==> flow/design.v <==
`timescale 1ns / 1ps
module PC(
    input clk,                  
    input rst,                  
    input load,                 
    input [15:0] data,          
    output reg [15:0] count     
);
    always @(posedge clk or posedge rst) begin
        if (rst) begin
            count <= 16'b0;     
        end else if (load) begin
            count <= data;      
        end else begin
            count <= count + 1;  
        end
    end
endmodule
module ControlUnit (
    input [3:0] opcode,       
    output reg mem_read,      
    output reg mem_write,     
    output reg reg_write,     
    output reg [3:0] alu_op,  
    output reg pc_write,      
    output reg branch_eq,     
    output reg branch_ne,     
    output reg imm_load       
);
    always @(*) begin
        mem_read = 0;
        mem_write = 0;
        reg_write = 0;
        alu_op = 4'b0000;
        pc_write = 0;
        branch_eq = 0;
        branch_ne = 0;
        imm_load = 0;
        case (opcode)
            4'b0000: begin  
                alu_op = 4'b0000;  
                reg_write = 1;
            end
            4'b0001: begin  
                alu_op = 4'b0001;  
                reg_write = 1;
            end
            4'b0010: begin  
                alu_op = 4'b0010;  
                reg_write = 1;
            end
            4'b0011: begin  
                alu_op = 4'b0011;  
                reg_write = 1;
            end
            4'b0100: begin  
                alu_op = 4'b0100;  
                reg_write = 1;
            end
            4'b0101: begin  
                alu_op = 4'b0101;  
                reg_write = 1;
            end
            4'b0110: begin  
                alu_op = 4'b0110;  
                reg_write = 1;
            end
            4'b0111: begin  
                alu_op = 4'b0111;  
                reg_write = 1;
            end
            4'b1000: begin  
                alu_op = 4'b1000;  
                mem_read = 1;
                reg_write = 1;
            end
            4'b1001: begin  
                alu_op = 4'b1001;  
                mem_write = 1;
            end
            4'b1010: begin  
                alu_op = 4'b1010;  
                reg_write = 1;
            end
            4'b1011: begin  
                imm_load = 1;
                reg_write = 1;
            end
            4'b1100: begin  
                alu_op = 4'b1100;  
                pc_write = 1;
            end
            4'b1101: begin  
                alu_op = 4'b1101;  
                branch_eq = 1;
            end
            4'b1110: begin  
                alu_op = 4'b1110;  
                branch_ne = 1;
            end
            4'b1111: begin  
            end
            default: begin
                alu_op = 4'b0000;
            end
        endcase
        if (mem_write) begin
            pc_write = 0;  
        end
        if (mem_read) begin
            pc_write = 0;  
        end
    end
endmodule
`timescale 1ns / 1ps
module RegisterFile(
    input clk,                      
    input rst,                      
    input [3:0] read_addr1,         
    input [3:0] read_addr2,         
    input [3:0] write_addr,         
    input [15:0] write_data,        
    input write_enable,             
    output reg [15:0] read_data1,   
    output reg [15:0] read_data2    
);
    reg [15:0] registers [0:15];
    always @(*) begin
        read_data1 = registers[read_addr1];
        read_data2 = registers[read_addr2];
    end
    always @(posedge clk or posedge rst) begin
        if (rst) begin
         integer i;
            for (i = 0; i < 16; i = i + 1) begin
                registers[i] <= 16'b0;
            end
        end else if (write_enable) begin
            registers[write_addr] <= write_data;
        end
    end
endmodule
`timescale 1ns / 1ps
module alu(
    input clk,                
    input rst,                
    input load,               
    input en,                 
    input wr_en,              
    input [3:0] OPsel,        
    input [15:0] A,           
    input [15:0] B,           
    output reg [15:0] result,  
    output reg Z,             
    output reg N,             
    output reg C,             
    output reg V,             
    output [15:0] pc_out,     
    output [15:0] mem_data,   
    output        mem_en,      
    output        mem_wr_en,   
    output [15:0] mem_addr,    
    output [15:0] mem_wr_data, 
    input  [15:0] mem_rd_data  
);
    reg pc_load;  
    PC pc_inst(
        .clk(clk),
        .rst(rst),
        .load(pc_load),
        .data(B),        
        .count(pc_out)   
    );
    reg [15:0] wr_data;  
    assign mem_en      = en;
    assign mem_wr_en   = wr_en;
    assign mem_addr    = B;        
    assign mem_wr_data = wr_data;
    assign mem_data    = mem_rd_data;  
    always @(*) begin
        result = 16'b0;
        wr_data = A;
        pc_load = 0;
        Z = 0;
        N = 0;
        C = 0;
        V = 0;
        case (OPsel)
            4'b0000: begin  
                {C, result} = A + B;                 
                V = (~A[15] & ~B[15] & result[15]) | (A[15] & B[15] & ~result[15]);  
            end
            4'b0001: begin  
                {C, result} = A - B;                 
                V = (A[15] & ~B[15] & ~result[15]) | (~A[15] & B[15] & result[15]);  
            end
            4'b0010: result = A * B;                 
            4'b0011: result = (B != 0) ? A / B : 16'b0;  
            4'b0100: result = A & B;                 
            4'b0101: result = A | B;                 
            4'b0110: result = A ^ B;                 
            4'b0111: result = ~A;                    
            4'b1000: result = mem_data;              
            4'b1001: wr_data = A;                    
            4'b1100: begin                           
                pc_load = 1;                         
            end
            4'b1101: begin                           
                if (!Z)
                    pc_load = 1;                     
            end
            4'b1110: begin                           
                if (Z)
                    pc_load = 1;                     
            end
            4'b1111: ;                               
            default: result = 16'b0;                 
        endcase
        Z = (result == 16'b0) ? 1'b1 : 1'b0;   
        N = result[15];                        
    end
endmodule
`timescale 1ns / 1ps
module Datapath(
    input clk,
    input rst,
    input [15:0] gpio_in,
    output [15:0] gpio_out,
    output [15:0] imem_addr,
    input  [15:0] imem_rdata,
    output        dmem_en,
    output        dmem_we,
    output [15:0] dmem_addr,
    output [15:0] dmem_wdata,
    input  [15:0] dmem_rdata
);
    wire [15:0] instruction;
    wire [3:0] opcode;
    wire [3:0] rs1, rs2, rd;
    wire [15:0] imm;
    wire [15:0] A, B;
    wire [15:0] alu_result;
    wire [15:0] mem_data;
    wire [15:0] pc_out;
    wire mem_read, mem_write, reg_write, pc_write, branch_eq, branch_ne, imm_load;
    wire [3:0] alu_op;
    PC pc_inst (
        .clk(clk),
        .rst(rst),
        .load(pc_write),
        .data(alu_result),    
        .count(pc_out)
    );
    assign imem_addr = pc_out;
    assign instruction = imem_rdata;
    assign opcode = instruction[15:12];
    assign rs1 = instruction[11:8];
    assign rs2 = instruction[7:4];
    assign rd = instruction[3:0];
    assign imm = instruction[7:0];  
    ControlUnit cu (
        .opcode(opcode),
        .mem_read(mem_read),
        .mem_write(mem_write),
        .reg_write(reg_write),
        .alu_op(alu_op),
        .pc_write(pc_write),
        .branch_eq(branch_eq),
        .branch_ne(branch_ne),
        .imm_load(imm_load)
    );
    RegisterFile rf (
        .clk(clk),
        .rst(rst),
        .read_addr1(rs1),
        .read_addr2(rs2),
        .write_addr(rd),
        .write_data(alu_result),    
        .write_enable(reg_write),
        .read_data1(A),
        .read_data2(B)
    );
    alu alu_inst (
        .clk(clk),
        .rst(rst),
        .load(pc_write),
        .en(mem_read | mem_write),
        .wr_en(mem_write),
        .OPsel(alu_op),
        .A(A),
        .B(B),
        .result(alu_result),
        .Z(),
        .N(),
        .C(),
        .V(),
        .pc_out(),      
        .mem_data(mem_data),
        .mem_en(dmem_en),
        .mem_wr_en(dmem_we),
        .mem_addr(dmem_addr),
        .mem_wr_data(dmem_wdata),
        .mem_rd_data(dmem_rdata)
    );
    assign gpio_out = A;   
endmodule
# --- Reports on Datapath ---
# Tool output for the design above, in the order of the flow.
# Line numbers count from 1 in the design file above.
# Operators: Yosys type, input widths -> output width; for muxes data width and select width s.
setup:
  top_module: "Datapath"
  clock_port: "clk"
  library: "sky130hd"
  corner: "tt_025C_1v80"

# --- After elaboration ---
# Counts by Yosys on the flattened word-level netlist (proc, flatten, opt, wreduce). Print and check cells are left out. Cells with the same type and inputs are merged into one.
# Yosys's memory passes give these memory sizes; they may raise the number of words (mostly to a power of two), join words into wider ones and drop unused or constant bits.
word_totals:
  register_bits: 272
  latchBits: 0
  ramBits: 0
  mem_bits_ro: 176
  clocked_rd_ports_x_width: 0
  mem_count: 1
  input_bits: 50
  output_inout_bits: 66
  wordCells: 109
memory_table:
  columns: ["memory", "words", "word_bits", "read_ports", "write_ports", "line_no", "text"]
  rows:
  - ["(no name shown)", 16, 11, 1, 0, 39, "case (opcode)"]
classes:
  addsub: 3
  n_mul: 1
  div_mod_pow: 1
  cmp: 0
  n_eq: 53
  shift: 0
  mux: 7
  logic: 5
  reduce_logical: 21
ops:
  columns: ["operator", "n"]
  rows:
  - ["$pmux 16 s16", 2]
  - ["$div 16x16->16", 1]
  - ["$mul 16x16->16", 1]
  - ["$pmux 16 s9", 1]
  - ["$eq 4x4->1 const B", 25]
  - ["$eq 4x3->1 const B", 16]
  - ["$reduce_and 2->1", 16]
  - ["$eq 4x2->1 const B", 8]
  - ["$mux 16", 2]
  - ["$add 16x1->16 const B", 1]
  - ["$add 16x16->16", 1]
  - ["$sub 16x16->16", 1]
  - ["$and 16x16->16", 1]
  - ["$or 16x16->16", 1]
  - ["$xor 16x16->16", 1]
  - ["$not 16->16", 1]
  - ["$reduce_bool 16->1", 1]
  - ["$eq 4x1->1 const B", 4]
  - ["$logic_not 4->1", 4]
  - ["$mux 1", 2]
  - ["$or 1x1->1", 1]

# --- Depth ---
# Longest topological path by Yosys (ltp), each cell counted once; first at word level (registers and memories cut), then after technology mapping (sequential cells cut; the memories' decode and read muxes count).
depth:
  ltp_word: 6
  abc_area: 0
  mapped_depth: 166
  depth_no_buf: 149

# --- Netlist ---
# Yosys stat after the flow's synthesis: flattened, memories mapped to cells. It holds for the ABC_AREA given above (unset counts as 0); a run with the other value may have another netlist.
# The area totals of this step are shown rounded.
by_type:
  columns: ["type", "n", "type_area_um2"]
  rows:
  - ["sky130_fd_sc_hd__dfrtp_1", 272, 6.81E+03]
  - ["sky130_fd_sc_hd__ha_1", 236, 2.95E+03]
  - ["sky130_fd_sc_hd__fa_1", 81, 1.62E+03]
  - ["sky130_fd_sc_hd__o21ai_0", 309, 1.55E+03]
  - ["sky130_fd_sc_hd__nand2_1", 400, 1501.44]
  - ["sky130_fd_sc_hd__a21oi_1", 224, 1.12E+03]
  - ["sky130_fd_sc_hd__nor2_1", 296, 1.11E+03]
  - ["sky130_fd_sc_hd__inv_1", 199, 746.966]
  - ["sky130_fd_sc_hd__xnor2_1", 75, 656.88]
  - ["sky130_fd_sc_hd__mux2i_1", 62, 620.595]
  - ["sky130_fd_sc_hd__mux2_2", 51, 574.301]
  - ["sky130_fd_sc_hd__clkbuf_1", 128, 480.461]
  - ["sky130_fd_sc_hd__o21a_1", 59, 442.925]
  - ["sky130_fd_sc_hd__nor3_1", 82, 410.394]
  - ["sky130_fd_sc_hd__nand3b_1", 52, 390.374]
  - ["sky130_fd_sc_hd__nand3_1", 67, 335.322]
  - ["sky130_fd_sc_hd__mux4_2", 14, 315.302]
  - ["sky130_fd_sc_hd__a22oi_1", 40, 300.288]
# Other cell types: 102; their cells: 802.
synth_totals:
  stdcells: 3449
  synth_area_um2: 28300
  seq_area_um2: 6810
  ff_cells: 272
  buffers: 230
# By module: a second synthesis without flattening, with its own total; a netlist apart from the flattened one above.
unflattened:
  cells_unflattened: 3343
  hier_area_um2: 29800
# Rows give one instance, submodules left out.
modules:
  columns: ["module", "instances", "cells", "area_um2", "seq_area_um2"]
  rows:
  - ["RegisterFile", 1, 1245, 14100, 6410]
  - ["alu", 1, 1899, 13800, 0.0]
  - ["PC", 2, 91, 875, 400]
  - ["ControlUnit", 1, 16, 95.1, 0.0]
  - ["Datapath", 1, 1, 6.3, 0.0]

# --- Path before layout ---
# Path of least setup slack by OpenSTA after synthesis, without wires, with an ideal clock, recovery checks aside; 20% of the period is set as input and as output delay. Where synthesis merged equal registers, the netlist keeps one of their names.
synth_path:
  path_kind: "input to register"
  start: "input imem_rdata[8]"
  end: "register rf.registers[11][0]"
  period_ns: 45.0
  arrival_time_ns: 39.749
  path_slack_ns: 5.117
  path_delay_ns: 30.884
  driving_pins: 156
  path_buffers: 17
  period_less_setup_slack_ns: 39.883
# "path_delay_ns" = arrival - input delay + setup time.
# "driving_pins": output pins that drive a net of the path, with the launching flip-flop's if there is one; two outputs of one cell count as two.
# "period_less_setup_slack_ns" is the clock period less the worst setup slack; recovery checks do not enter. This is arithmetic on one report: input and output delays are still those of the set period (20% each).
# Between the ends stands the longest chain of elaborated cells between them, by number of cells; it is not shown to be the way that was timed. Of several equally long chains one is given.
# A line is the first line of the expression or statement that the cell stems from. Yosys adds cells for indexed reads and writes and turns some case tables into memories.
synth_between:
  cell_sequence: "sky130_fd_sc_hd__buf_2 -> sky130_fd_sc_hd__buf_2 -> sky130_fd_sc_hd__buf_4 -> sky130_fd_sc_hd__buf_2 -> sky130_fd_sc_hd__buf_2 -> sky130_fd_sc_hd__buf_2 -> sky130_fd_sc_hd__buf_2 -> sky130_fd_sc_hd__a211oi_1 -> sky130_fd_sc_hd__or3_1 -> sky130_fd_sc_hd__o31ai_1 -> sky130_fd_sc_hd__o32a_1 -> sky130_fd_sc_hd__clkbuf_1 -> sky130_fd_sc_hd__ha_1 -> sky130_fd_sc_hd__inv_1 -> sky130_fd_sc_hd__a21oi_1 -> sky130_fd_sc_hd__ha_1 -> sky130_fd_sc_hd__o21a_1 -> sky130_fd_sc_hd__o21ai_1 -> (+120 left out) -> sky130_fd_sc_hd__and3_1 -> sky130_fd_sc_hd__clkbuf_1 -> sky130_fd_sc_hd__nand2_1 -> sky130_fd_sc_hd__o21ai_0 -> sky130_fd_sc_hd__ha_1 -> sky130_fd_sc_hd__a21boi_0 -> sky130_fd_sc_hd__o21a_1 -> sky130_fd_sc_hd__o21a_1 -> sky130_fd_sc_hd__o21a_1 -> sky130_fd_sc_hd__o21ai_0 -> sky130_fd_sc_hd__nand2b_1 -> sky130_fd_sc_hd__a211oi_1 -> sky130_fd_sc_hd__o21ai_0 -> sky130_fd_sc_hd__a21oi_1 -> sky130_fd_sc_hd__o21ai_0 -> sky130_fd_sc_hd__a221oi_1 -> sky130_fd_sc_hd__clkbuf_1 -> sky130_fd_sc_hd__o21ai_0"
  elab_chain_cells: 5
synth_lines:
  columns: ["item", "line_no", "text"]
  rows:
  - ["start, declared", 230, "input  [15:0] imem_rdata,"]
  - ["$eq 4x4->1", 129, "read_data1 = registers[read_addr1];"]
  - ["$pmux 16 s16", 129, null]
  - ["$div 16x16->16", 198, "4'b0011: result = (B != 0) ? A / B : 16'b0;"]
  - ["$mux 16", 198, null]
  - ["$pmux 16 s9", 188, "case (OPsel)"]
  - ["end, assigned", 136, "registers[i] <= 16'b0;"]
  - ["end, assigned", 139, "registers[write_addr] <= write_data;"]
  - ["end, declared", 127, "reg [15:0] registers [0:15];"]
# Some nets on the timed path still bear RTL names; the line given drives or declares the net.
synth_named_nets:
  columns: ["signal", "line_no"]
  rows:
  - ["dmem_wdata[15]", 129]

# --- Worst path after layout ---
# Path of least setup slack in the final report of job 2 (OpenROAD, finished layout, wires in). Where an end is a register, its clock arrival counts in the times.
layout_path:
  path_kind: "input to register"
  start: "input imem_rdata[6]"
  end: "register rf.registers[9][0]"
  period_ns: 29.7
  arrival_time_ns: 34.24
  path_slack_ns: -4.13
  driving_pins: 150
  path_buffers: 10
# Between the ends stands the longest chain of elaborated cells between them, by number of cells; it is not shown to be the way that was timed. Of several equally long chains one is given.
layout_between:
  cell_sequence: "sky130_fd_sc_hd__buf_16 -> sky130_fd_sc_hd__buf_12 -> sky130_fd_sc_hd__buf_6 -> sky130_fd_sc_hd__nor2b_1 -> sky130_fd_sc_hd__and3_1 -> sky130_fd_sc_hd__nor4_1 -> sky130_fd_sc_hd__buf_4 -> sky130_fd_sc_hd__a2bb2oi_4 -> sky130_fd_sc_hd__inv_2 -> sky130_fd_sc_hd__nor4_4 -> sky130_fd_sc_hd__nand2_2 -> sky130_fd_sc_hd__nor3_4 -> sky130_fd_sc_hd__a21oi_2 -> sky130_fd_sc_hd__ha_1 -> sky130_fd_sc_hd__o21a_1 -> sky130_fd_sc_hd__o21ai_2 -> sky130_fd_sc_hd__or3_4 -> sky130_fd_sc_hd__nor2_4 -> (+114 left out) -> sky130_fd_sc_hd__o211ai_1 -> sky130_fd_sc_hd__and3_4 -> sky130_fd_sc_hd__nand2_2 -> sky130_fd_sc_hd__o21ai_2 -> sky130_fd_sc_hd__ha_1 -> sky130_fd_sc_hd__a21boi_2 -> sky130_fd_sc_hd__o21a_1 -> sky130_fd_sc_hd__o21a_1 -> sky130_fd_sc_hd__o21a_1 -> sky130_fd_sc_hd__o21ai_1 -> sky130_fd_sc_hd__nand2b_1 -> sky130_fd_sc_hd__a211oi_2 -> sky130_fd_sc_hd__o21ai_1 -> sky130_fd_sc_hd__a21oi_2 -> sky130_fd_sc_hd__o21ai_2 -> sky130_fd_sc_hd__a221oi_4 -> sky130_fd_sc_hd__buf_6 -> sky130_fd_sc_hd__o21ai_1"
  elab_chain_cells: 5
layout_lines:
  columns: ["item", "line_no", "text"]
  rows:
  - ["start, declared", 230, "input  [15:0] imem_rdata,"]
  - ["$eq 4x4->1", 130, "read_data2 = registers[read_addr2];"]
  - ["$pmux 16 s16", 130, null]
  - ["$div 16x16->16", 198, "4'b0011: result = (B != 0) ? A / B : 16'b0;"]
  - ["$mux 16", 198, null]
  - ["$pmux 16 s9", 188, "case (OPsel)"]
  - ["end, assigned", 136, "registers[i] <= 16'b0;"]
  - ["end, assigned", 139, "registers[write_addr] <= write_data;"]
  - ["end, declared", 127, "reg [15:0] registers [0:15];"]

# Module Datapath, platform sky130hd: 5 stored runs of the flow (Yosys, OpenROAD) with differing settings, in no particular order. Input and output delays are each 20% of the period that was set; the output load is 0.01 pF.
# "period_less_ws_ns": clock period set for the run, less the worst setup slack. It is reckoned from that one timing run; input and output delays stay at 20% of the period that was set.
# "timing.worst_path_ns" is the time allowed to the run's worst setup path (the clock period less input and output delay, where it has them) less its slack. Clock arrival times count: a late capture clock shortens it, a late launch clock lengthens it.
# Values from the reports are rounded here.
runs:
  - name: "job 1"
    settings:
      ABC_AREA: 1
      CELL_PAD_IN_SITES_GLOBAL_PLACEMENT: 0
      CORE_MARGIN: 10
      CORE_UTILIZATION: 60
      CTS_CLUSTER_DIAMETER: 214
      GPL_ROUTABILITY_DRIVEN: 1
      HOLD_SLACK_MARGIN: 0.1
      MAX_ROUTING_LAYER: "met4"
      MIN_ROUTING_LAYER: "met1"
      PLACE_DENSITY_LB_ADDON: 0.28
      SETUP_SLACK_MARGIN: 5.0
      SLEW_MARGIN: 30
      TNS_END_PERCENT: 15
      period_ns: 34.5
      CAP_MARGIN: 20
    outcome: "did not finish, routing stopped with GRT-0232"
  - name: "job 2"
    settings:
      period_ns: 29.7
      CAP_MARGIN: 20
      CORE_MARGIN: 2
      CORE_UTILIZATION: 40
      SLEW_MARGIN: 20
    results:
      setup_ws_ns: -4.13
      design.die.area_um2: 72900
      synth_chip_area_um2: 28300
      timing.worst_path_ns: 27.89
      critical_path_kind: "input to register"
      period_less_ws_ns: 33.829
      utilization_pct: 53.9
  - name: "job 3"
    settings:
      ABC_AREA: 1
      CAP_MARGIN: 15
      CELL_PAD_IN_SITES_DETAIL_PLACEMENT: 1
      CORE_ASPECT_RATIO: 0.62
      CTS_CLUSTER_DIAMETER: 97
      CTS_CLUSTER_SIZE: 74
      GPL_ROUTABILITY_DRIVEN: 0
      GPL_TIMING_DRIVEN: 1
      HOLD_SLACK_MARGIN: -0.05
      MIN_ROUTING_LAYER: "met2"
      SETUP_SLACK_MARGIN: 5.0
      TNS_END_PERCENT: 15
      period_ns: 43.3
      CORE_MARGIN: 2
      CORE_UTILIZATION: 40
      SLEW_MARGIN: 20
    outcome: "did not finish, routing stopped with GRT-0116"
  - name: "job 4"
    settings:
      period_ns: 43.6
      CAP_MARGIN: 20
      CORE_MARGIN: 2
      CORE_UTILIZATION: 40
      SLEW_MARGIN: 20
    results:
      setup_ws_ns: 2.32
      design.die.area_um2: 72900
      synth_chip_area_um2: 28300
      timing.worst_path_ns: 32.56
      critical_path_kind: "input to register"
      period_less_ws_ns: 41.284
      utilization_pct: 45.1
  - name: "job 5"
    settings:
      SETUP_SLACK_MARGIN: 5.0
      period_ns: 43.6
      CAP_MARGIN: 20
      CORE_MARGIN: 2
      CORE_UTILIZATION: 40
      SLEW_MARGIN: 20
    results:
      setup_ws_ns: 5.74
      design.die.area_um2: 72900
      synth_chip_area_um2: 28300
      timing.worst_path_ns: 29.14
      critical_path_kind: "input to register"
      period_less_ws_ns: 37.863
      utilization_pct: 49.8
